==> flow/design.v <==
module ALUb
	(output reg [7:0] Result,
	output reg [3:0] NZVC,  
	input wire [7:0] A, B,
	input wire [2:0] ALU_Sel);
	always @ (*)
		begin
			case (ALU_Sel)
				3'b000: begin		 
							{NZVC[0], Result} = A + B; 		 
							NZVC[3] = Result[7];			 
							if (Result==0)
								NZVC[2] = 1;				 
							else
								NZVC[2] = 0;
							if (A[7]==0 && B[7]==0 && Result[7]==1) 		 
								NZVC[1] = 1;
							else if (A[7]==1 && B[7]==1 && Result[7]==0)
								NZVC[1] = 1;
							else
								NZVC[1] = 0;
						end
				3'b001: begin		 
							{NZVC[0], Result} = A + 1;
							NZVC[3] = Result[7];
							if (Result==0)
								NZVC[2] = 1;
							else
								NZVC[2] = 0;
							if (A[7]==0 && Result[7]==1) 
								NZVC[1] = 1;
							else
								NZVC[1] = 0;
						end	
				3'b010: begin		 
							{NZVC[0], Result} = A - B;
							NZVC[3] = Result[7];
							if (Result==0)
								NZVC[2] = 1;
							else
								NZVC[2] = 0;
							if (A[7]==0 && B[7]==1 && Result[7]==1) 
								NZVC[1] = 1;
							else if (A[7]==1 && B[7]==0 && Result[7]==0)
								NZVC[1] = 1;
							else 
								NZVC[1] = 0;
						end
				3'b011: begin		 
							{NZVC[0], Result} = A - 1;
							NZVC[3] = Result[7];
							if (Result==0)
								NZVC[2] = 1;
							else
								NZVC[2] = 0;
							if (A[7]==1 && Result[7]==0) 
								NZVC[1] = 1;
							else 
								NZVC[1] = 0;          
						end	
				3'b100: begin			 
							Result = A & B;
							NZVC[3] = Result[7];
							if (Result==0)
								NZVC[2] = 1;
							else
								NZVC[2] = 0;
							NZVC[1] = 0;
							NZVC[0] = 0;
						end
				3'b101: begin		 
							Result = A | B;
							NZVC[3] = Result[7];
							if (Result==0)
								NZVC[2] = 1;
							else
								NZVC[2] = 0;
							NZVC[1] = 0;
							NZVC[0] = 0;
						end
				3'b110: begin		 
							Result = A ^ B;
							NZVC[3] = Result[7];
							if (Result==0)
								NZVC[2] = 1;
							else
								NZVC[2] = 0;
							NZVC[1] = 0;
							NZVC[0] = 0;
						end
				3'b111: begin		 
							Result = ~A;
							NZVC[3] = Result[7];
							if (Result==0)
								NZVC[2] = 1;
							else
								NZVC[2] = 0;
							NZVC[1] = 0;
							NZVC[0] = 0;
						end	
				default: begin
							Result = 8'hXX;
							NZVC = 4'hX; 
						end
				endcase	
		end	
endmodule
module data_path 
	(output reg [7:0] address,
	output reg [7:0] to_memory,
	output reg [7:0] IR_out,
	output reg [3:0] CCR_Result, 
	input wire [7:0] from_memory,
	input wire [2:0] ALU_Sel,
	input wire [1:0] Bus1_Sel, Bus2_Sel,
	input wire IR_Load, MAR_Load, PC_Load, A_Load, B_Load, CCR_Load, PC_Inc,
	input wire Clk, Reset);
	wire [3:0] NZVC;
	reg [7:0] IR;
	reg [7:0] Bus1, Bus2;
	reg [7:0] PC, MAR, A, B;
	wire [7:0] ALU_Result;
	always @ (Bus1_Sel, PC, A, B) 
	begin: MUX_BUS1
		case (Bus1_Sel)
			2'b00 : Bus1 = PC;
			2'b01 : Bus1 = A;
			2'b10 : Bus1 = B; 
			default : Bus1 = 8'h00;
		endcase 
	end
	always @ (Bus2_Sel, ALU_Result, Bus1, from_memory) 
	begin: MUX_BUS2
		case (Bus2_Sel)
			2'b00 : Bus2 = ALU_Result;
			2'b01 : Bus2 = Bus1;
			2'b10 : Bus2 = from_memory; 
			default : Bus2 = 8'h00;
		endcase 
	end	
	always @ (Bus1, MAR) 
	begin
		to_memory = Bus1;
		address = MAR; 
	end
	always @ (posedge Clk or negedge Reset)
	begin: INSTRUCTION_REGISTER
		if (!Reset) begin
			IR <= 8'h00;
			IR_out <= 8'h00;  
		end else begin
			if (IR_Load) begin
				IR <= Bus2;
				IR_out <= Bus2;
			end
		end
	end
	always @ (posedge Clk or negedge Reset)
	begin: MEMORY_ADDRESS_REGISTER
		if (!Reset)
			MAR <= 8'h00;
		else
			if (MAR_Load)
				MAR <= Bus2;
	end
	always @ (posedge Clk or negedge Reset)
	begin: PROGRAM_COUNTER
		if (!Reset)
			PC <= 8'h00;
		else
			if (PC_Load)
				PC <= Bus2;
			else if (PC_Inc)
				PC <= MAR + 1;
	end
	always @ (posedge Clk or negedge Reset)  
	begin: A_REGISTER
		if (!Reset)
			A <= 8'h00;
		else
			if (A_Load)
				A <= Bus2;
	end
	always @ (posedge Clk or negedge Reset)  
	begin: B_REGISTER
		if (!Reset)
			B <= 8'h00;
		else
			if (B_Load)
				B <= Bus2;
	end
	ALUb alu(.A(A), .B(B), .ALU_Sel(ALU_Sel), .NZVC(NZVC), .Result(ALU_Result));  
	always @ (posedge Clk or negedge Reset)  
	begin: CONDITION_CODE_REGISTER
		if (!Reset)
			CCR_Result <= 4'h0;
		else
			if (CCR_Load)
				CCR_Result <= NZVC;
	end
endmodule
module control_unit 
	(output reg IR_Load, 
	 output reg MAR_Load, 
	 output reg PC_Load, PC_Inc, 
	 output reg A_Load, B_Load,
	 output reg CCR_Load,
	 output reg [2:0] ALU_Sel,
	 output reg [1:0] Bus1_Sel, Bus2_Sel,
	 output reg write, 
	 input wire [7:0] IR, 
	 input wire [3:0] CCR_Result,
     input wire Clk, Reset);
  	reg [7:0] current_state, next_state;
  	parameter S0_FETCH = 0,   
              S1_FETCH = 1,
              S2_FETCH = 2,
              S3_DECODE = 3,  
              S4_LDA_IMM = 4,  
              S5_LDA_IMM = 5,
              S6_LDA_IMM = 6,
              S4_LDA_DIR = 7,  
              S5_LDA_DIR = 8,
              S6_LDA_DIR = 9,
              S7_LDA_DIR = 10,
              S8_LDA_DIR = 11,
			  S4_STA_DIR = 12,  
			  S5_STA_DIR = 13, 
			  S6_STA_DIR = 14, 
			  S7_STA_DIR = 15, 
			  S4_LDB_IMM = 16,  
			  S5_LDB_IMM = 17,
			  S6_LDB_IMM = 18,
			  S4_LDB_DIR = 19,  
			  S5_LDB_DIR = 20,
			  S6_LDB_DIR = 21,
			  S7_LDB_DIR = 22,
			  S8_LDB_DIR = 23,
			  S4_STB_DIR = 24,  
			  S5_STB_DIR = 25,
			  S6_STB_DIR = 26,
			  S7_STB_DIR = 27,
			  S4_BRA = 28,  
			  S5_BRA = 29,
			  S6_BRA = 30,
			  S4_BEQ = 31,  
			  S5_BEQ = 32,
			  S6_BEQ = 33,
			  S7_BEQ = 34,  
			  S4_BNE = 35,  
			  S5_BNE = 36,
			  S6_BNE = 37,
			  S7_BNE = 38,  
			  S4_BMI = 39,  
			  S5_BMI = 40,
			  S6_BMI = 41, 
			  S7_BMI = 42,  
			  S4_BPL = 43,  
			  S5_BPL = 44,
			  S6_BPL = 45,
			  S7_BPL = 46,  
			  S4_BVS = 47,  
			  S5_BVS = 48,
			  S6_BVS = 49,
			  S7_BVS = 50,  
			  S4_BVC = 51,  
			  S5_BVC = 52, 
			  S6_BVC = 53,
			  S7_BVC = 54,  
			  S4_BCS = 55,  
			  S5_BCS = 56,
			  S6_BCS = 57,
			  S7_BCS = 58,  
			  S4_BCC = 59,  
			  S5_BCC = 60,
			  S6_BCC = 61,
			  S7_BCC = 62,  
			  S4_ADD_AB = 63,  
			  S4_SUB_AB = 64,  
			  S4_AND_AB = 65,  
			  S4_OR_AB = 66,  
 			  S4_INCA = 67,  
			  S4_INCB = 68,  
			  S4_DECA = 69,  
			  S4_DECB = 70,  
			  S4_XORAB = 71,  
			  S4_NOTA = 72,  
			  S4_NOTB = 73,  
			  S4_ADDAB_LDB = 74,  
			  S8_BSKIP = 75;  
			  parameter LDA_IMM = 8'h86;  
			  parameter LDA_DIR = 8'h87;  
			  parameter LDB_IMM = 8'h88;  
			  parameter LDB_DIR = 8'h89;  
			  parameter STA_DIR = 8'h96;  
			  parameter STB_DIR = 8'h97;  
			  parameter ADD_AB = 8'h42;  
			  parameter SUB_AB = 8'h43;  
			  parameter AND_AB = 8'h44;  
			  parameter OR_AB = 8'h45;  
			  parameter INCA = 8'h46;  
			  parameter INCB = 8'h47;  
			  parameter DECA = 8'h48;  
			  parameter DECB = 8'h49;  
			  parameter XOR_AB = 8'h4A;  
			  parameter NOTA = 8'h4B;  
			  parameter NOTB = 8'h4C;  
			  parameter ADDAB_LDB = 8'h4D;  
			  parameter BRA = 8'h20;  
			  parameter BMI = 8'h21;  
			  parameter BPL = 8'h22;  
			  parameter BEQ = 8'h23;  
			  parameter BNE = 8'h24;  
			  parameter BVS = 8'h25;  
			  parameter BVC = 8'h26;  
			  parameter BCS = 8'h27;  
			  parameter BCC = 8'h28;  
  	always @ (posedge Clk or negedge Reset)
  		begin: STATE_MEMORY
  			if (!Reset)
  				current_state <= S0_FETCH;
  			else
  				current_state <= next_state;
  		end
  	always @ (*)
  		begin: NEXT_STATE_LOGIC
  			case (current_state)
  				S0_FETCH : next_state = S1_FETCH;
  				S1_FETCH : next_state = S2_FETCH;
  				S2_FETCH : next_state = S3_DECODE;
  				S3_DECODE : if (IR == LDA_IMM) next_state = S4_LDA_IMM;
  							 else if (IR == LDA_DIR) next_state = S4_LDA_DIR;
  							 else if (IR == STA_DIR) next_state = S4_STA_DIR;
							 else if (IR == LDB_IMM) next_state = S4_LDB_IMM;
							 else if (IR == LDB_DIR) next_state = S4_LDB_DIR;
							 else if (IR == STA_DIR) next_state = S4_STA_DIR;
							 else if (IR == STB_DIR) next_state = S4_STB_DIR;
							 else if (IR == ADD_AB) next_state = S4_ADD_AB;
							 else if (IR == ADDAB_LDB) next_state = S4_ADDAB_LDB;
							 else if (IR == SUB_AB) next_state = S4_SUB_AB;
							 else if (IR == AND_AB) next_state = S4_AND_AB;
							 else if (IR == OR_AB) next_state = S4_OR_AB;
							 else if (IR == INCA) next_state = S4_INCA;
							 else if (IR == INCB) next_state = S4_INCB;
							 else if (IR == DECA) next_state = S4_DECA;
							 else if (IR == DECB) next_state = S4_DECB;
							 else if (IR == XOR_AB) next_state = S4_XORAB;
							 else if (IR == NOTA) next_state = S4_NOTA;
							 else if (IR == NOTB) next_state = S4_NOTB;
							 else if (IR == BRA) next_state = S4_BRA;
							 else if (IR == BMI) 
								begin
									if (CCR_Result[3] == 1)
										next_state = S4_BMI;
									else
										next_state = S7_BMI;
								end
							 else if (IR == BPL) 
								begin
									if (CCR_Result[3] == 0)
										next_state = S4_BPL;
									else
										next_state = S7_BPL;
								end
							 else if (IR == BEQ) 
							 	begin
									if (CCR_Result[2] == 1)
										next_state = S4_BEQ;
									else
										next_state = S7_BEQ;
								end
							 else if (IR == BNE) 
							 	begin
									if (CCR_Result[2] == 0)
										next_state = S4_BNE;
									else
										next_state = S7_BNE;
								end
							 else if (IR == BVS) 
							 	begin
									if (CCR_Result[1] == 1)
										next_state = S4_BVS;
									else
										next_state = S7_BVS;
								end
							 else if (IR == BVC) 
							 	begin
									if (CCR_Result[1] == 0)
										next_state = S4_BVC;
									else
										next_state = S7_BVC;
								end
							 else if (IR == BCS) 
							 	begin
									if (CCR_Result[0] == 1)
										next_state = S4_BCS;
									else
										next_state = S7_BCS;
								end
							 else if (IR == BCC) 
							 	begin
									if (CCR_Result[0] == 0)
										next_state = S4_BCC;
									else
										next_state = S7_BCC;
								end
							 else next_state = S3_DECODE;  
  				S4_LDA_IMM : next_state = S5_LDA_IMM;  
  				S5_LDA_IMM : next_state = S6_LDA_IMM;
				S6_LDA_IMM : next_state = S0_FETCH;
				S4_LDA_DIR : next_state = S5_LDA_DIR;
				S5_LDA_DIR : next_state = S6_LDA_DIR;
				S6_LDA_DIR : next_state = S7_LDA_DIR;
				S7_LDA_DIR : next_state = S8_LDA_DIR;
				S8_LDA_DIR : next_state = S0_FETCH;
				S4_STA_DIR : next_state = S5_STA_DIR;
				S5_STA_DIR : next_state = S6_STA_DIR;
				S6_STA_DIR : next_state = S7_STA_DIR;
				S7_STA_DIR : next_state = S0_FETCH;
				S4_LDB_IMM : next_state = S5_LDB_IMM;
				S5_LDB_IMM : next_state = S6_LDB_IMM;
				S6_LDB_IMM : next_state = S0_FETCH;
				S4_LDB_DIR : next_state = S5_LDB_DIR;
				S5_LDB_DIR : next_state = S6_LDB_DIR;
				S6_LDB_DIR : next_state = S7_LDB_DIR;
				S7_LDB_DIR : next_state = S8_LDB_DIR;
				S8_LDB_DIR : next_state = S0_FETCH;
				S4_STB_DIR : next_state = S5_STB_DIR;
				S5_STB_DIR : next_state = S6_STB_DIR;
				S6_STB_DIR : next_state = S7_STB_DIR;
				S7_STB_DIR : next_state = S0_FETCH;
				S4_BRA : next_state = S5_BRA;
				S5_BRA : next_state = S6_BRA;
				S6_BRA : next_state = S0_FETCH;
			  	S4_BEQ : next_state = S5_BEQ;
				S5_BEQ : next_state = S6_BEQ;
				S6_BEQ : next_state = S0_FETCH;
				S7_BEQ : next_state = S8_BSKIP;
				S4_BNE : next_state = S5_BNE;
				S5_BNE : next_state = S6_BNE;
				S6_BNE : next_state = S0_FETCH;
				S7_BNE : next_state = S8_BSKIP;
				S4_BMI : next_state = S5_BMI;
				S5_BMI : next_state = S6_BMI;
				S6_BMI : next_state = S0_FETCH;
				S7_BMI : next_state = S8_BSKIP;
				S4_BPL : next_state = S5_BPL;
				S5_BPL : next_state = S6_BPL;
				S6_BPL : next_state = S0_FETCH;
				S7_BPL : next_state = S8_BSKIP;
				S4_BVS : next_state = S5_BVS;
				S5_BVS : next_state = S6_BVS;
				S6_BVS : next_state = S0_FETCH;
				S7_BVS : next_state = S8_BSKIP;
				S4_BVC : next_state = S5_BVC;
				S5_BVC : next_state = S6_BVC;
				S6_BVC : next_state = S0_FETCH;
				S7_BVC : next_state = S8_BSKIP;
				S4_BCS : next_state = S5_BCS;
				S5_BCS : next_state = S6_BCS;
				S6_BCS : next_state = S0_FETCH;
				S7_BCS : next_state = S8_BSKIP;
				S4_BCC : next_state = S5_BCC;
				S5_BCC : next_state = S6_BCC;
				S6_BCC : next_state = S0_FETCH;
				S7_BCC : next_state = S8_BSKIP;
				S8_BSKIP : next_state = S0_FETCH;
				S4_ADD_AB : next_state = S0_FETCH;
				S4_SUB_AB : next_state = S0_FETCH;
				S4_AND_AB : next_state = S0_FETCH;
				S4_OR_AB : next_state = S0_FETCH;
				S4_INCA : next_state = S0_FETCH;
  				default  : next_state = S0_FETCH;
  			endcase
  		end
  		always @ (*)
  			begin: OUTPUT_LOGIC
  				case (current_state)
  					S0_FETCH : 
  						begin  
  							IR_Load = 0;
							MAR_Load = 1;
							PC_Load = 0;
							PC_Inc = 0;
 							A_Load = 0;
							B_Load = 0;
 							ALU_Sel = 3'b000;
 							CCR_Load = 0;
 							Bus1_Sel = 2'b00;  
  							Bus2_Sel = 2'b01;  
 							write = 0;
						end
					S1_FETCH : 
  						begin  
  							IR_Load = 0;
							MAR_Load = 0;
							PC_Load = 0;
							PC_Inc = 1;
 							A_Load = 0;
							B_Load = 0;
 							ALU_Sel = 3'b000;
 							CCR_Load = 0;
 							Bus1_Sel = 2'b00;  
  							Bus2_Sel = 2'b01;  
 							write = 0;
						end
					S2_FETCH :
						begin  
							IR_Load = 1;
							MAR_Load = 0;
							PC_Load = 0;
							PC_Inc = 0;
 							A_Load = 0;
							B_Load = 0;
 							ALU_Sel = 3'b000;
 							CCR_Load = 0;
 							Bus1_Sel = 2'b00;  
  							Bus2_Sel = 2'b10;  
 							write = 0;
						end
					S3_DECODE : 
  						begin  
  							IR_Load = 0;
							MAR_Load = 0;
							PC_Load = 0;
							PC_Inc = 0;
 							A_Load = 0;
							B_Load = 0;
 							ALU_Sel = 3'b000;
 							CCR_Load = 0;
 							Bus1_Sel = 2'b00;  
  							Bus2_Sel = 2'b01;  
 							write = 0;
						end
					S4_LDA_IMM : 
  						begin  
  							IR_Load = 0;
							MAR_Load = 1;
							PC_Load = 0;
							PC_Inc = 0;
 							A_Load = 0;
							B_Load = 0;
 							ALU_Sel = 3'b000;
 							CCR_Load = 0;
 							Bus1_Sel = 2'b00;  
  							Bus2_Sel = 2'b01;  
 							write = 0;
						end
					S5_LDA_IMM : 
  						begin  
  							IR_Load = 0;
							MAR_Load = 0;
							PC_Load = 0;
							PC_Inc = 1;
 							A_Load = 0;
							B_Load = 0;
 							ALU_Sel = 3'b000;
 							CCR_Load = 0;
 							Bus1_Sel = 2'b00;  
  							Bus2_Sel = 2'b10;  
 							write = 0;
						end
					S6_LDA_IMM : 
  						begin  
  							IR_Load = 0;
							MAR_Load = 0;
							PC_Load = 0;
							PC_Inc = 0;
 							A_Load = 1;
							B_Load = 0;
 							ALU_Sel = 3'b000;
 							CCR_Load = 0;
 							Bus1_Sel = 2'b00;  
  							Bus2_Sel = 2'b10;  
 							write = 0;
						end
					S4_LDA_DIR : 
  						begin  
  							IR_Load = 0;
							MAR_Load = 1;
							PC_Load = 0;
							PC_Inc = 0;
 							A_Load = 0;
							B_Load = 0;
 							ALU_Sel = 3'b000;
 							CCR_Load = 0;
 							Bus1_Sel = 2'b00;  
  							Bus2_Sel = 2'b01;  
 							write = 0;
						end
					S5_LDA_DIR : 
  						begin  
  							IR_Load = 0;
							MAR_Load = 0;
							PC_Load = 0;
							PC_Inc = 1;
 							A_Load = 0;
							B_Load = 0;
 							ALU_Sel = 3'b000;
 							CCR_Load = 0;
 							Bus1_Sel = 2'b00;  
  							Bus2_Sel = 2'b10;  
 							write = 0;
						end
					S6_LDA_DIR : 
  						begin  
  							IR_Load = 0;
							MAR_Load = 1;
							PC_Load = 0;
							PC_Inc = 0;
 							A_Load = 0;
							B_Load = 0;
 							ALU_Sel = 3'b000;
 							CCR_Load = 0;
 							Bus1_Sel = 2'b00;  
  							Bus2_Sel = 2'b10;  
 							write = 0;
						end
					S7_LDA_DIR :
						begin  
  							IR_Load = 0;
							MAR_Load = 0;
							PC_Load = 0;
							PC_Inc = 0;
 							A_Load = 0;
							B_Load = 0;
 							ALU_Sel = 3'b000;
 							CCR_Load = 0;
 							Bus1_Sel = 2'b00;  
  							Bus2_Sel = 2'b10;  
 							write = 0;
						end
					S8_LDA_DIR :
						begin  
  							IR_Load = 0;
							MAR_Load = 0;
							PC_Load = 0;
							PC_Inc = 0;
 							A_Load = 1;
							B_Load = 0;
 							ALU_Sel = 3'b000;
 							CCR_Load = 0;
 							Bus1_Sel = 2'b00;  
  							Bus2_Sel = 2'b10;  
 							write = 0;
						end
					S4_LDB_IMM : 
  						begin  
  							IR_Load = 0;
							MAR_Load = 1;
							PC_Load = 0;
							PC_Inc = 0;
 							A_Load = 0;
							B_Load = 0;
 							ALU_Sel = 3'b000;
 							CCR_Load = 0;
 							Bus1_Sel = 2'b00;  
  							Bus2_Sel = 2'b01;  
 							write = 0;
						end
					S5_LDB_IMM : 
  						begin  
  							IR_Load = 0;
							MAR_Load = 0;
							PC_Load = 0;
							PC_Inc = 1;
 							A_Load = 0;
							B_Load = 0;
 							ALU_Sel = 3'b000;
 							CCR_Load = 0;
 							Bus1_Sel = 2'b00;  
  							Bus2_Sel = 2'b10;  
 							write = 0;
						end
					S6_LDB_IMM : 
  						begin  
  							IR_Load = 0;
							MAR_Load = 0;
							PC_Load = 0;
							PC_Inc = 0;
 							A_Load = 0;
							B_Load = 1;
 							ALU_Sel = 3'b000;
 							CCR_Load = 0;
 							Bus1_Sel = 2'b00;  
  							Bus2_Sel = 2'b10;  
 							write = 0;
						end
					S4_LDB_DIR : 
  						begin  
  							IR_Load = 0;
							MAR_Load = 1;
							PC_Load = 0;
							PC_Inc = 0;
 							A_Load = 0;
							B_Load = 0;
 							ALU_Sel = 3'b000;
 							CCR_Load = 0;
 							Bus1_Sel = 2'b00;  
  							Bus2_Sel = 2'b01;  
 							write = 0;
						end
					S5_LDB_DIR : 
  						begin  
  							IR_Load = 0;
							MAR_Load = 0;
							PC_Load = 0;
							PC_Inc = 1;
 							A_Load = 0;
							B_Load = 0;
 							ALU_Sel = 3'b000;
 							CCR_Load = 0;
 							Bus1_Sel = 2'b00;  
  							Bus2_Sel = 2'b10;  
 							write = 0;
						end
					S6_LDB_DIR : 
  						begin  
  							IR_Load = 0;
							MAR_Load = 1;
							PC_Load = 0;
							PC_Inc = 0;
 							A_Load = 0;
							B_Load = 0;
 							ALU_Sel = 3'b000;
 							CCR_Load = 0;
 							Bus1_Sel = 2'b00;  
  							Bus2_Sel = 2'b10;  
 							write = 0;
						end
					S7_LDB_DIR : 
  						begin  
  							IR_Load = 0;
							MAR_Load = 0;
							PC_Load = 0;
							PC_Inc = 0;
 							A_Load = 0;
							B_Load = 0;
 							ALU_Sel = 3'b000;
 							CCR_Load = 0;
 							Bus1_Sel = 2'b00;  
  							Bus2_Sel = 2'b10;  
 							write = 0;
						end
					S8_LDB_DIR :
						begin  
  							IR_Load = 0;
							MAR_Load = 0;
							PC_Load = 0;
							PC_Inc = 0;
 							A_Load = 0;
							B_Load = 1;
 							ALU_Sel = 3'b000;
 							CCR_Load = 0;
 							Bus1_Sel = 2'b00;  
  							Bus2_Sel = 2'b10;  
 							write = 0;
						end
					S4_STA_DIR : 
  						begin  
  							IR_Load = 0;
							MAR_Load = 1;
							PC_Load = 0;
							PC_Inc = 0;
 							A_Load = 0;
							B_Load = 0;
 							ALU_Sel = 3'b000;
 							CCR_Load = 0;
 							Bus1_Sel = 2'b00;  
  							Bus2_Sel = 2'b01;  
 							write = 0;
						end
					S5_STA_DIR : 
  						begin  
  							IR_Load = 0;
							MAR_Load = 0;
							PC_Load = 0;
							PC_Inc = 1;
 							A_Load = 0;
							B_Load = 0;
 							ALU_Sel = 3'b000;
 							CCR_Load = 0;
 							Bus1_Sel = 2'b00;  
  							Bus2_Sel = 2'b10;  
 							write = 0;
						end
					S6_STA_DIR : 
  						begin  
  							IR_Load = 0;
							MAR_Load = 1;
							PC_Load = 0;
							PC_Inc = 0;
 							A_Load = 0;
							B_Load = 0;
 							ALU_Sel = 3'b000;
 							CCR_Load = 0;
 							Bus1_Sel = 2'b00;  
  							Bus2_Sel = 2'b10;  
 							write = 0;
						end
					S7_STA_DIR : 
  						begin  
  							IR_Load = 0;
							MAR_Load = 0;
							PC_Load = 0;
							PC_Inc = 0;
 							A_Load = 0;
							B_Load = 0;
 							ALU_Sel = 3'b000;
 							CCR_Load = 0;
 							Bus1_Sel = 2'b01;  
  							Bus2_Sel = 2'b00;  
 							write = 1;
						end
					S4_STB_DIR : 
  						begin  
  							IR_Load = 0;
							MAR_Load = 1;
							PC_Load = 0;
							PC_Inc = 0;
 							A_Load = 0;
							B_Load = 0;
 							ALU_Sel = 3'b000;
 							CCR_Load = 0;
 							Bus1_Sel = 2'b00;  
  							Bus2_Sel = 2'b01;  
 							write = 0;
						end
					S5_STB_DIR : 
  						begin  
  							IR_Load = 0;
							MAR_Load = 0;
							PC_Load = 0;
							PC_Inc = 1;
 							A_Load = 0;
							B_Load = 0;
 							ALU_Sel = 3'b000;
 							CCR_Load = 0;
 							Bus1_Sel = 2'b00;  
  							Bus2_Sel = 2'b10;  
 							write = 0;
						end
					S6_STB_DIR : 
  						begin  
  							IR_Load = 0;
							MAR_Load = 1;
							PC_Load = 0;
							PC_Inc = 0;
 							A_Load = 0;
							B_Load = 0;
 							ALU_Sel = 3'b000;
 							CCR_Load = 0;
 							Bus1_Sel = 2'b00;  
  							Bus2_Sel = 2'b10;  
 							write = 0;
						end
					S7_STB_DIR : 
  						begin  
  							IR_Load = 0;
							MAR_Load = 0;
							PC_Load = 0;
							PC_Inc = 0;
 							A_Load = 0;
							B_Load = 0;
 							ALU_Sel = 3'b000;
 							CCR_Load = 0;
 							Bus1_Sel = 2'b10;  
  							Bus2_Sel = 2'b00;  
 							write = 1;
						end
					S4_ADD_AB : 
  						begin  
  							IR_Load = 0;
							MAR_Load = 0;
							PC_Load = 0;
							PC_Inc = 0;
 							A_Load = 1;
							B_Load = 0;
 							ALU_Sel = 3'b000;
 							CCR_Load = 1;
 							Bus1_Sel = 2'b01;  
  							Bus2_Sel = 2'b00;  
 							write = 0;
						end
					S4_SUB_AB :
						begin  
							IR_Load = 0;
							MAR_Load = 0;
							PC_Load = 0;
							PC_Inc = 0;
 							A_Load = 1;
							B_Load = 0;
 							ALU_Sel = 3'b010;
 							CCR_Load = 1;
 							Bus1_Sel = 2'b01;  
  							Bus2_Sel = 2'b00;  
 							write = 0;
						end
					S4_AND_AB :
						begin  
							IR_Load = 0;
							MAR_Load = 0;
							PC_Load = 0;
							PC_Inc = 0;
 							A_Load = 1;
							B_Load = 0;
 							ALU_Sel = 3'b100;
 							CCR_Load = 1;
 							Bus1_Sel = 2'b01;  
  							Bus2_Sel = 2'b00;  
 							write = 0;
						end
					S4_OR_AB :
						begin  
							IR_Load = 0;
							MAR_Load = 0;
							PC_Load = 0;
							PC_Inc = 0;
 							A_Load = 1;
							B_Load = 0;
 							ALU_Sel = 3'b101;
 							CCR_Load = 1;
 							Bus1_Sel = 2'b01;  
  							Bus2_Sel = 2'b00;  
 							write = 0;
						end
					S4_INCA :
						begin  
							IR_Load = 0;
							MAR_Load = 0;
							PC_Load = 0;
							PC_Inc = 0;
 							A_Load = 1;
							B_Load = 0;
 							ALU_Sel = 3'b001;
 							CCR_Load = 1;
 							Bus1_Sel = 2'b01;  
  							Bus2_Sel = 2'b00;  
 							write = 0;
						end
					S4_DECA :
						begin  
							IR_Load = 0;
							MAR_Load = 0;
							PC_Load = 0;
							PC_Inc = 0;
 							A_Load = 1;
							B_Load = 0;
 							ALU_Sel = 3'b011;
 							CCR_Load = 1;
 							Bus1_Sel = 2'b01;  
  							Bus2_Sel = 2'b00;  
 							write = 0;
						end
					S4_XORAB :
						begin  
							IR_Load = 0;
							MAR_Load = 0;
							PC_Load = 0;
							PC_Inc = 0;
 							A_Load = 1;
							B_Load = 0;
 							ALU_Sel = 3'b110;
 							CCR_Load = 1;
 							Bus1_Sel = 2'b01;  
  							Bus2_Sel = 2'b00;  
 							write = 0;
						end
					S4_NOTA :
						begin  
							IR_Load = 0;
							MAR_Load = 0;
							PC_Load = 0;
							PC_Inc = 0;
 							A_Load = 1;
							B_Load = 0;
 							ALU_Sel = 3'b111;
 							CCR_Load = 1;
 							Bus1_Sel = 2'b01;  
  							Bus2_Sel = 2'b00;  
 							write = 0;
						end
					S4_ADDAB_LDB :
						begin  
							IR_Load = 0;
							MAR_Load = 0;
							PC_Load = 0;
							PC_Inc = 0;
 							A_Load = 0;
							B_Load = 1;
 							ALU_Sel = 3'b000;
 							CCR_Load = 1;
 							Bus1_Sel = 2'b01;  
  							Bus2_Sel = 2'b00;  
 							write = 0;
						end
					S4_INCB :
						begin  
							IR_Load = 0;
							MAR_Load = 0;
							PC_Load = 0;
							PC_Inc = 0;
							A_Load = 0;
							B_Load = 1;
							ALU_Sel = 3'b001;
							CCR_Load = 1;
							Bus1_Sel = 2'b10;  
							Bus2_Sel = 2'b00;  
							write = 0;
						end
					S4_DECB :
						begin  
							IR_Load = 0;
							MAR_Load = 0;
							PC_Load = 0;
							PC_Inc = 0;
							A_Load = 0;
							B_Load = 1;
							ALU_Sel = 3'b011;
							CCR_Load = 1;
							Bus1_Sel = 2'b10;  
							Bus2_Sel = 2'b00;  
							write = 0;
						end
					S4_NOTB :
						begin  
							IR_Load = 0;
							MAR_Load = 0;
							PC_Load = 0;
							PC_Inc = 0;
							A_Load = 0;
							B_Load = 1;
							ALU_Sel = 3'b111;
							CCR_Load = 1;
							Bus1_Sel = 2'b10;  
							Bus2_Sel = 2'b00;  
							write = 0;
						end
					S4_BRA :
						begin  
							IR_Load = 0;
							MAR_Load = 1;
							PC_Load = 0;
							PC_Inc = 0;
							A_Load = 0;
							B_Load = 0;
							ALU_Sel = 3'b000;
							CCR_Load = 0;
							Bus1_Sel = 2'b00;  
							Bus2_Sel = 2'b01;  
							write = 0;
						end
					S5_BRA :
						begin  
							IR_Load = 0;
							MAR_Load = 0;
							PC_Load = 0;
							PC_Inc = 0;
							A_Load = 0;
							B_Load = 0;
							ALU_Sel = 3'b000;
							CCR_Load = 0;
							Bus1_Sel = 2'b00;  
							Bus2_Sel = 2'b10;  
							write = 0;
						end
					S6_BRA :
						begin  
							IR_Load = 0;
							MAR_Load = 0;
							PC_Load = 1;
							PC_Inc = 0;
							A_Load = 0;
							B_Load = 0;
							ALU_Sel = 3'b000;
							CCR_Load = 0;
							Bus1_Sel = 2'b00;  
							Bus2_Sel = 2'b10;  
							write = 0;
						end
					S4_BMI :
						begin  
							IR_Load = 0;
							MAR_Load = 1;
							PC_Load = 0;
							PC_Inc = 0;
							A_Load = 0;
							B_Load = 0;
							ALU_Sel = 3'b000;
							CCR_Load = 0;
							Bus1_Sel = 2'b00;  
							Bus2_Sel = 2'b01;  
							write = 0;
						end
					S5_BMI :
						begin  
							IR_Load = 0;
							MAR_Load = 0;
							PC_Load = 0;
							PC_Inc = 0;
							A_Load = 0;
							B_Load = 0;
							ALU_Sel = 3'b000;
							CCR_Load = 0;
							Bus1_Sel = 2'b00;  
							Bus2_Sel = 2'b10;  
							write = 0;
						end
					S6_BMI :
						begin  
							IR_Load = 0;
							MAR_Load = 0;
							PC_Load = 1;
							PC_Inc = 0;
							A_Load = 0;
							B_Load = 0;
							ALU_Sel = 3'b000;
							CCR_Load = 0;
							Bus1_Sel = 2'b00;  
							Bus2_Sel = 2'b10;  
							write = 0;
						end
					S7_BMI :
						begin  
							IR_Load = 0;
							MAR_Load = 1;
							PC_Load = 0;
							PC_Inc = 0;
							A_Load = 0;
							B_Load = 0;
							ALU_Sel = 3'b000;
							CCR_Load = 0;
							Bus1_Sel = 2'b00;  
							Bus2_Sel = 2'b01;  
							write = 0;
						end
					S4_BPL :
						begin  
							IR_Load = 0;
							MAR_Load = 1;
							PC_Load = 0;
							PC_Inc = 0;
							A_Load = 0;
							B_Load = 0;
							ALU_Sel = 3'b000;
							CCR_Load = 0;
							Bus1_Sel = 2'b00;  
							Bus2_Sel = 2'b01;  
							write = 0;
						end
					S5_BPL :
						begin  
							IR_Load = 0;
							MAR_Load = 0;
							PC_Load = 0;
							PC_Inc = 0;
							A_Load = 0;
							B_Load = 0;
							ALU_Sel = 3'b000;
							CCR_Load = 0;
							Bus1_Sel = 2'b00;  
							Bus2_Sel = 2'b10;  
							write = 0;
						end
					S6_BPL :
						begin  
							IR_Load = 0;
							MAR_Load = 0;
							PC_Load = 1;
							PC_Inc = 0;
							A_Load = 0;
							B_Load = 0;
							ALU_Sel = 3'b000;
							CCR_Load = 0;
							Bus1_Sel = 2'b00;  
							Bus2_Sel = 2'b10;  
							write = 0;
						end
					S7_BPL :
						begin  
							IR_Load = 0;
							MAR_Load = 1;
							PC_Load = 0;
							PC_Inc = 0;
							A_Load = 0;
							B_Load = 0;
							ALU_Sel = 3'b000;
							CCR_Load = 0;
							Bus1_Sel = 2'b00;  
							Bus2_Sel = 2'b01;  
							write = 0;
						end
					S4_BEQ :
						begin  
							IR_Load = 0;
							MAR_Load = 1;
							PC_Load = 0;
							PC_Inc = 0;
							A_Load = 0;
							B_Load = 0;
							ALU_Sel = 3'b000;
							CCR_Load = 0;
							Bus1_Sel = 2'b00;  
							Bus2_Sel = 2'b01;  
							write = 0;
						end
					S5_BEQ :
						begin  
							IR_Load = 0;
							MAR_Load = 0;
							PC_Load = 0;
							PC_Inc = 0;
							A_Load = 0;
							B_Load = 0;
							ALU_Sel = 3'b000;
							CCR_Load = 0;
							Bus1_Sel = 2'b00;  
							Bus2_Sel = 2'b10;  
							write = 0;
						end
					S6_BEQ :
						begin  
							IR_Load = 0;
							MAR_Load = 0;
							PC_Load = 1;
							PC_Inc = 0;
							A_Load = 0;
							B_Load = 0;
							ALU_Sel = 3'b000;
							CCR_Load = 0;
							Bus1_Sel = 2'b00;  
							Bus2_Sel = 2'b10;  
							write = 0;
						end
					S7_BEQ :
						begin  
							IR_Load = 0;
							MAR_Load = 1;
							PC_Load = 0;
							PC_Inc = 0;
							A_Load = 0;
							B_Load = 0;
							ALU_Sel = 3'b000;
							CCR_Load = 0;
							Bus1_Sel = 2'b00;  
							Bus2_Sel = 2'b01;  
							write = 0;
						end
					S4_BNE :
						begin  
							IR_Load = 0;
							MAR_Load = 1;
							PC_Load = 0;
							PC_Inc = 0;
							A_Load = 0;
							B_Load = 0;
							ALU_Sel = 3'b000;
							CCR_Load = 0;
							Bus1_Sel = 2'b00;  
							Bus2_Sel = 2'b01;  
							write = 0;
						end
					S5_BNE :
						begin  
							IR_Load = 0;
							MAR_Load = 0;
							PC_Load = 0;
							PC_Inc = 0;
							A_Load = 0;
							B_Load = 0;
							ALU_Sel = 3'b000;
							CCR_Load = 0;
							Bus1_Sel = 2'b00;  
							Bus2_Sel = 2'b10;  
							write = 0;
						end
					S6_BNE :
						begin  
							IR_Load = 0;
							MAR_Load = 0;
							PC_Load = 1;
							PC_Inc = 0;
							A_Load = 0;
							B_Load = 0;
							ALU_Sel = 3'b000;
							CCR_Load = 0;
							Bus1_Sel = 2'b00;  
							Bus2_Sel = 2'b10;  
							write = 0;
						end
					S7_BNE :
						begin  
							IR_Load = 0;
							MAR_Load = 1;
							PC_Load = 0;
							PC_Inc = 0;
							A_Load = 0;
							B_Load = 0;
							ALU_Sel = 3'b000;
							CCR_Load = 0;
							Bus1_Sel = 2'b00;  
							Bus2_Sel = 2'b01;  
							write = 0;
						end
					S4_BVS :
						begin  
							IR_Load = 0;
							MAR_Load = 1;
							PC_Load = 0;
							PC_Inc = 0;
							A_Load = 0;
							B_Load = 0;
							ALU_Sel = 3'b000;
							CCR_Load = 0;
							Bus1_Sel = 2'b00;  
							Bus2_Sel = 2'b01;  
							write = 0;
						end
					S5_BVS :
						begin  
							IR_Load = 0;
							MAR_Load = 0;
							PC_Load = 0;
							PC_Inc = 0;
							A_Load = 0;
							B_Load = 0;
							ALU_Sel = 3'b000;
							CCR_Load = 0;
							Bus1_Sel = 2'b00;  
							Bus2_Sel = 2'b10;  
							write = 0;
						end
					S6_BVS :
						begin  
							IR_Load = 0;
							MAR_Load = 0;
							PC_Load = 1;
							PC_Inc = 0;
							A_Load = 0;
							B_Load = 0;
							ALU_Sel = 3'b000;
							CCR_Load = 0;
							Bus1_Sel = 2'b00;  
							Bus2_Sel = 2'b10;  
							write = 0;
						end
					S7_BVS :
						begin  
							IR_Load = 0;
							MAR_Load = 1;
							PC_Load = 0;
							PC_Inc = 0;
							A_Load = 0;
							B_Load = 0;
							ALU_Sel = 3'b000;
							CCR_Load = 0;
							Bus1_Sel = 2'b00;  
							Bus2_Sel = 2'b01;  
							write = 0;
						end
					S4_BVC :
						begin  
							IR_Load = 0;
							MAR_Load = 1;
							PC_Load = 0;
							PC_Inc = 0;
							A_Load = 0;
							B_Load = 0;
							ALU_Sel = 3'b000;
							CCR_Load = 0;
							Bus1_Sel = 2'b00;  
							Bus2_Sel = 2'b01;  
							write = 0;
						end
					S5_BVC :
						begin  
							IR_Load = 0;
							MAR_Load = 0;
							PC_Load = 0;
							PC_Inc = 0;
							A_Load = 0;
							B_Load = 0;
							ALU_Sel = 3'b000;
							CCR_Load = 0;
							Bus1_Sel = 2'b00;  
							Bus2_Sel = 2'b10;  
							write = 0;
						end
					S6_BVC :
						begin  
							IR_Load = 0;
							MAR_Load = 0;
							PC_Load = 1;
							PC_Inc = 0;
							A_Load = 0;
							B_Load = 0;
							ALU_Sel = 3'b000;
							CCR_Load = 0;
							Bus1_Sel = 2'b00;  
							Bus2_Sel = 2'b10;  
							write = 0;
						end
					S7_BVC :
						begin  
							IR_Load = 0;
							MAR_Load = 1;
							PC_Load = 0;
							PC_Inc = 0;
							A_Load = 0;
							B_Load = 0;
							ALU_Sel = 3'b000;
							CCR_Load = 0;
							Bus1_Sel = 2'b00;  
							Bus2_Sel = 2'b01;  
							write = 0;
						end
					S4_BCS :
						begin  
							IR_Load = 0;
							MAR_Load = 1;
							PC_Load = 0;
							PC_Inc = 0;
							A_Load = 0;
							B_Load = 0;
							ALU_Sel = 3'b000;
							CCR_Load = 0;
							Bus1_Sel = 2'b00;  
							Bus2_Sel = 2'b01;  
							write = 0;
						end
					S5_BCS :
						begin  
							IR_Load = 0;
							MAR_Load = 0;
							PC_Load = 0;
							PC_Inc = 0;
							A_Load = 0;
							B_Load = 0;
							ALU_Sel = 3'b000;
							CCR_Load = 0;
							Bus1_Sel = 2'b00;  
							Bus2_Sel = 2'b10;  
							write = 0;
						end
					S6_BCS :
						begin  
							IR_Load = 0;
							MAR_Load = 0;
							PC_Load = 1;
							PC_Inc = 0;
							A_Load = 0;
							B_Load = 0;
							ALU_Sel = 3'b000;
							CCR_Load = 0;
							Bus1_Sel = 2'b00;  
							Bus2_Sel = 2'b10;  
							write = 0;
						end
					S7_BCS :
						begin  
							IR_Load = 0;
							MAR_Load = 1;
							PC_Load = 0;
							PC_Inc = 0;
							A_Load = 0;
							B_Load = 0;
							ALU_Sel = 3'b000;
							CCR_Load = 0;
							Bus1_Sel = 2'b00;  
							Bus2_Sel = 2'b01;  
							write = 0;
						end
					S4_BCC :
						begin  
							IR_Load = 0;
							MAR_Load = 1;
							PC_Load = 0;
							PC_Inc = 0;
							A_Load = 0;
							B_Load = 0;
							ALU_Sel = 3'b000;
							CCR_Load = 0;
							Bus1_Sel = 2'b00;  
							Bus2_Sel = 2'b01;  
							write = 0;
						end
					S5_BCC :
						begin  
							IR_Load = 0;
							MAR_Load = 0;
							PC_Load = 0;
							PC_Inc = 0;
							A_Load = 0;
							B_Load = 0;
							ALU_Sel = 3'b000;
							CCR_Load = 0;
							Bus1_Sel = 2'b00;  
							Bus2_Sel = 2'b10;  
							write = 0;
						end
					S6_BCC :
						begin  
							IR_Load = 0;
							MAR_Load = 0;
							PC_Load = 1;
							PC_Inc = 0;
							A_Load = 0;
							B_Load = 0;
							ALU_Sel = 3'b000;
							CCR_Load = 0;
							Bus1_Sel = 2'b00;  
							Bus2_Sel = 2'b10;  
							write = 0;
						end
					S7_BCC :
						begin  
							IR_Load = 0;
							MAR_Load = 1;
							PC_Load = 0;
							PC_Inc = 0;
							A_Load = 0;
							B_Load = 0;
							ALU_Sel = 3'b000;
							CCR_Load = 0;
							Bus1_Sel = 2'b00;  
							Bus2_Sel = 2'b01;  
							write = 0;
						end
					S8_BSKIP :
						begin  
							IR_Load = 0;
							MAR_Load = 0;
							PC_Load = 0;
							PC_Inc = 1;
							A_Load = 0;
							B_Load = 0;
							ALU_Sel = 3'b000;
							CCR_Load = 0;
							Bus1_Sel = 2'b00;  
							Bus2_Sel = 2'b10;  
							write = 0;
						end
					default : 
						begin
							IR_Load = 0;
							MAR_Load = 0;
							PC_Load = 0;
							PC_Inc = 0;
							A_Load = 0;
							B_Load = 0;
							ALU_Sel = 3'b000;
							CCR_Load = 0;
							Bus1_Sel = 2'b00;  
							Bus2_Sel = 2'b00;  
							write = 0;
						end
  				endcase
  			end
endmodule
module cpu 
	(output wire [7:0] address,
	 output wire [7:0] to_memory,
	 output wire write,
	 input wire [7:0] from_memory, 
     input wire clk, reset);
        wire IR_Load;
    wire MAR_Load;
    wire PC_Load;
    wire PC_Inc;
    wire A_Load;
    wire B_Load;
    wire CCR_Load;
    wire[2:0] ALU_Sel;
    wire[1:0] Bus1_Sel, Bus2_Sel;
    wire[7:0] IR;
    wire[3:0] CCR_Result;
	control_unit ctrl_un0 (
        .IR_Load(IR_Load),
        .MAR_Load(MAR_Load),
        .PC_Load(PC_Load),
        .PC_Inc(PC_Inc),
        .A_Load(A_Load),
        .B_Load(B_Load),
        .CCR_Load(CCR_Load),
        .ALU_Sel(ALU_Sel),
        .Bus1_Sel(Bus1_Sel),
        .Bus2_Sel(Bus2_Sel),
        .write(write),
        .IR(IR),
        .CCR_Result(CCR_Result),
        .Clk(clk),
        .Reset(reset)
	);
	data_path dt_pht0 (
		.address(address),
        .to_memory(to_memory),
        .IR_out(IR),
        .CCR_Result(CCR_Result),
        .from_memory(from_memory),
        .ALU_Sel(ALU_Sel),
        .Bus1_Sel(Bus1_Sel),
        .Bus2_Sel(Bus2_Sel),
        .IR_Load(IR_Load),
        .MAR_Load(MAR_Load),
        .PC_Load(PC_Load),
        .PC_Inc(PC_Inc),
        .A_Load(A_Load),
        .B_Load(B_Load),
        .CCR_Load(CCR_Load),
        .Clk(clk),
        .Reset(reset)
	);
endmodule
# Tool chain data of cpu
# The steps from the RTL of cpu to its reports follow in flow order.
# Lines are those of the file above, counted from 1.
# Library cell names are shortened.
# The mark -- stands for no value.
# design
design	cpu
clock_port	clk
library	sky130hd
lib_corner	tt_025C_1v80

# Word level
# Counts by Yosys on the flattened word-level netlist (proc, flatten, opt, wreduce; memories kept). Register bits leave out memories and registers merged into their read ports (data or address). Print and check cells are left out. Cells with the same type and inputs are merged into one.
# Yosys's memory passes give these memory sizes; they may raise the number of words (mostly to a power of two), join words into wider ones and drop unused or constant bits.
# bits
regBits	52
rom_bits	1920
memories	1
output_inout_bits	17
# op_classes
n_addsub	5
eq_ne	85
n_mux	60
logic	9
n_reduce_logical	25
# memory_table
memory	words	word_bits	rd	write_ports	line_no	rtl
(name not given)	128	15	1	0	478	case (current_state)
# op_table
cell	count
8-bit case mux with 41-bit select	1
8-bit by 6-bit equality test with 1-bit output (second input constant)	32
8-bit 2-to-1 mux	29
8-bit by 5-bit equality test with 1-bit output (second input constant)	12
8-bit by 7-bit equality test with 1-bit output (second input constant)	12
8-bit zero test	9
8-bit case mux with 8-bit select	1
8-bit by 4-bit equality test with 1-bit output (second input constant)	6
8-bit equality test (second input constant)	6
8-bit case mux with 3-bit select	2
8-bit by 3-bit equality test with 1-bit output (second input constant)	3
8-bit by 2-bit equality test with 1-bit output (second input constant)	2
1-bit case mux with 8-bit select	2
15-bit 2-to-1 mux	1
1-bit 2-to-1 mux	14
3-bit equality test (second input constant)	4
3-bit 2-to-1 mux	4
1-bit logical AND	10
1-bit case mux with 5-bit select	2
8-bit by 1-bit adder with 9-bit output (second input constant)	1
8-bit by 1-bit subtractor with 9-bit output (second input constant)	1
8-bit by 8-bit adder with 9-bit output	1
8-bit by 8-bit subtractor with 9-bit output	1
8-bit by 1-bit adder with 8-bit output (second input constant)	1
8-bit by 1-bit equality test with 1-bit output (second input constant)	1
8-bit bitwise AND	1
8-bit bitwise OR	1
8-bit bitwise XOR	1
# Not listed: further kinds 14, cells in them 23.

# Logic depth
# Depth = most cells in a row (Yosys ltp): at word level without a register or memory, in the mapped netlist without a sequential cell, where the memories' decode and read muxes count.
# depth
word_depth	29
abc_area	1
mapped_depth	17

# Netlist
# The flow's flattened synthesis, as Yosys stat reports it; memories are mapped. The netlist is that of the ABC_AREA named above (0 if unset); the other value can give another one.
# synth_totals
mapped_cells	943
yosys_area_mm2	0.0059232
seq_area_mm2	0.0012762
ffs	51
buf_cells	20
# by_type
cell	count	area_total_um2
dfrtp_1	51	1.28E+03
nand2_1	237	889.603
ha_1	38	475.456
inv_1	116	435.418
nor2_1	113	424.157
nand3_1	81	405.389
o21ai_1	47	235.226
xor2_1	21	183.926
a21oi_1	33	165.158
o21ai_0	33	165.158
nand4_1	22	137.632
nor2_4	12	135.13
nor3_1	24	120.115
nand3_2	11	110.106
nand2_2	16	100.096
a21oi_2	8	70.067
clkbuf_1	12	45.043
inv_2	12	45.043
# Not listed: further types 28, cells in them 56.

# Worst setup path after synthesis
# Source: OpenSTA report_checks on the synthesized netlist (no wires, ideal clock, input and output delay 20% of the period each), path of least setup slack; recovery checks are left aside. Register names are those of the netlist, which keeps one name where synthesis merged equal registers.
# synth_path
kind	register to output
start	register ctrl_un0.current_state[0]
end	output port to_memory[4]
period_ps	8000
out_delay_ps	1600
arrival_time_ps	1677
t_required_ps	6400
slack_ps	4723
path_delay_ps	1677
path_stages	11
synth_period_reached_ps	3277
# "path_delay_ps" = arrival - input delay + setup time.
# At an output port there is no setup time.
# "path_stages": output pins that drive a net of the path, with the launching flip-flop's if there is one; two outputs of one cell count as two.
# "synth_period_reached_ps" is the clock period less the worst setup slack; recovery checks do not enter. This is arithmetic on one report: input and output delays are still those of the set period (20% each).
# The rows between start and end are the longest chain of elaborated cells between them; the timing report does not say that the signal goes this way. Where chains are equally long, one stands for them.
# Each line given opens the expression or statement behind the cell; cells for indexed reads and writes are added by Yosys, which also makes memories of some case tables.
# A memory read counts as a cell of the chain, while the word-level depth stops at memories.
# synth_via
path_cell_list	dfrtp_1 > inv_1 > ha_1 > inv_1 > nor2_1 > inv_1 > o21ai_0 > nor2_4 > nor2_4 > nand2_1 > nand3_1
elab_chain_len	4
cone_cells	6
cone_lines	2
cone_classes	eq/ne (2); mux (2); reduce/logical (1); memory (1)
# synth_lines
element	line_no	rtl
start, declared	214	reg [7:0] current_state, next_state;
start, assigned	321	current_state <= S0_FETCH;
start, assigned	323	current_state <= next_state;
memory 128 x 15 bit	478	case (current_state)
15-bit 2-to-1 mux	478
2-bit equality test	125	case (Bus1_Sel)
8-bit case mux with 3-bit select	125
end, declared	1562	output wire [7:0] to_memory,

# Timing after layout
# Path of least setup slack in the final report of run A (OpenROAD, finished layout, wires in). Where an end is a register, its clock arrival counts in the times.
# The path's times are printed in steps of 10 ps; the period is the one set.
# layout_path
kind	register to output
start	register ctrl_un0.current_state[0]
end	output port to_memory[7]
period_ps	3980
out_delay_ps	800
arrival_time_ps	2240
t_required_ps	3180
slack_ps	950
path_stages	13
# The rows between start and end are the longest chain of elaborated cells between them; the timing report does not say that the signal goes this way. Where chains are equally long, one stands for them.
# A memory read counts as a cell of the chain, while the word-level depth stops at memories.
# layout_via
path_cell_list	dfrtp_2 > inv_4 > ha_4 > inv_4 > nor2_4 > inv_2 > o21ai_4 > nor2_4 > nor2_4 > buf_6 > nand2_1 > nand3_2 > buf_6
elab_chain_len	4
cone_cells	6
cone_lines	2
cone_classes	eq/ne (2); mux (2); reduce/logical (1); memory (1)
# layout_lines
element	line_no	rtl
start, declared	214	reg [7:0] current_state, next_state;
start, assigned	321	current_state <= S0_FETCH;
start, assigned	323	current_state <= next_state;
memory 128 x 15 bit	478	case (current_state)
15-bit 2-to-1 mux	478
2-bit equality test	125	case (Bus1_Sel)
8-bit case mux with 3-bit select	125
end, declared	1562	output wire [7:0] to_memory,

# cpu through Yosys and OpenROAD on sky130hd: 5 stored runs, unordered, with their settings and measured results. The constraints put input and output delay at 20% of the set period each and load the outputs with 0.01 pF.
# "timing.achieved_period_ps": clock period set for the run, less the worst setup slack. It is reckoned from that one timing run; input and output delays stay at 20% of the period that was set.
# Among the settings, . means not set for that run.
stored run	ABC_AREA	CAP_MARGIN	CELL_PAD_IN_SITES_GLOBAL_PLACEMENT	CORE_ASPECT_RATIO	CORE_UTILIZATION	CTS_CLUSTER_DIAMETER	CTS_CLUSTER_SIZE	GPL_ROUTABILITY_DRIVEN	GPL_TIMING_DRIVEN	MIN_ROUTING_LAYER	PLACE_DENSITY_LB_ADDON	SETUP_SLACK_MARGIN	period_ns	CORE_MARGIN	SLEW_MARGIN	CELL_PAD_IN_SITES_DETAIL_PLACEMENT	HOLD_SLACK_MARGIN	total_die_area_mm2	timing.setup.ws_ps	timing.achieved_period_ps	ys_area_mm2	setupTns_ps	final_stdcell_area_mm2	util_pct
run A	1	10	1	0.61	22	216	24	1	1	met2	0.16	1.0	3.98	2	20	.	.	0.0282924	947	3033	0.0059232	0	0.0074396	28.3
run B	.	25	.	1.83	67	78	.	.	0	met1	0.04	-0.42	8.01	5	20	0	.	0.0113404	2731	5279	0.0061847	0	0.0067802	74.9
run C	1	30	.	.	56	221	.	.	.	.	.	1.0	8.0	2	20	.	.	0.0114159	3394	4606	0.0059232	0	0.0063949	62.2
run D	1	20	.	.	53	113	72	.	0	met1	0.06	0.01	6.65	2	20	1	0.2	0.0120374	2116	4534	0.0059232	0	0.0064374	59.1
run E	.	20	.	1.14	45	339	.	.	.	met2	0.05	.	8.14	2	20	0	.	0.0146995	2530	5610	0.0061847	0	0.0065575	48.9
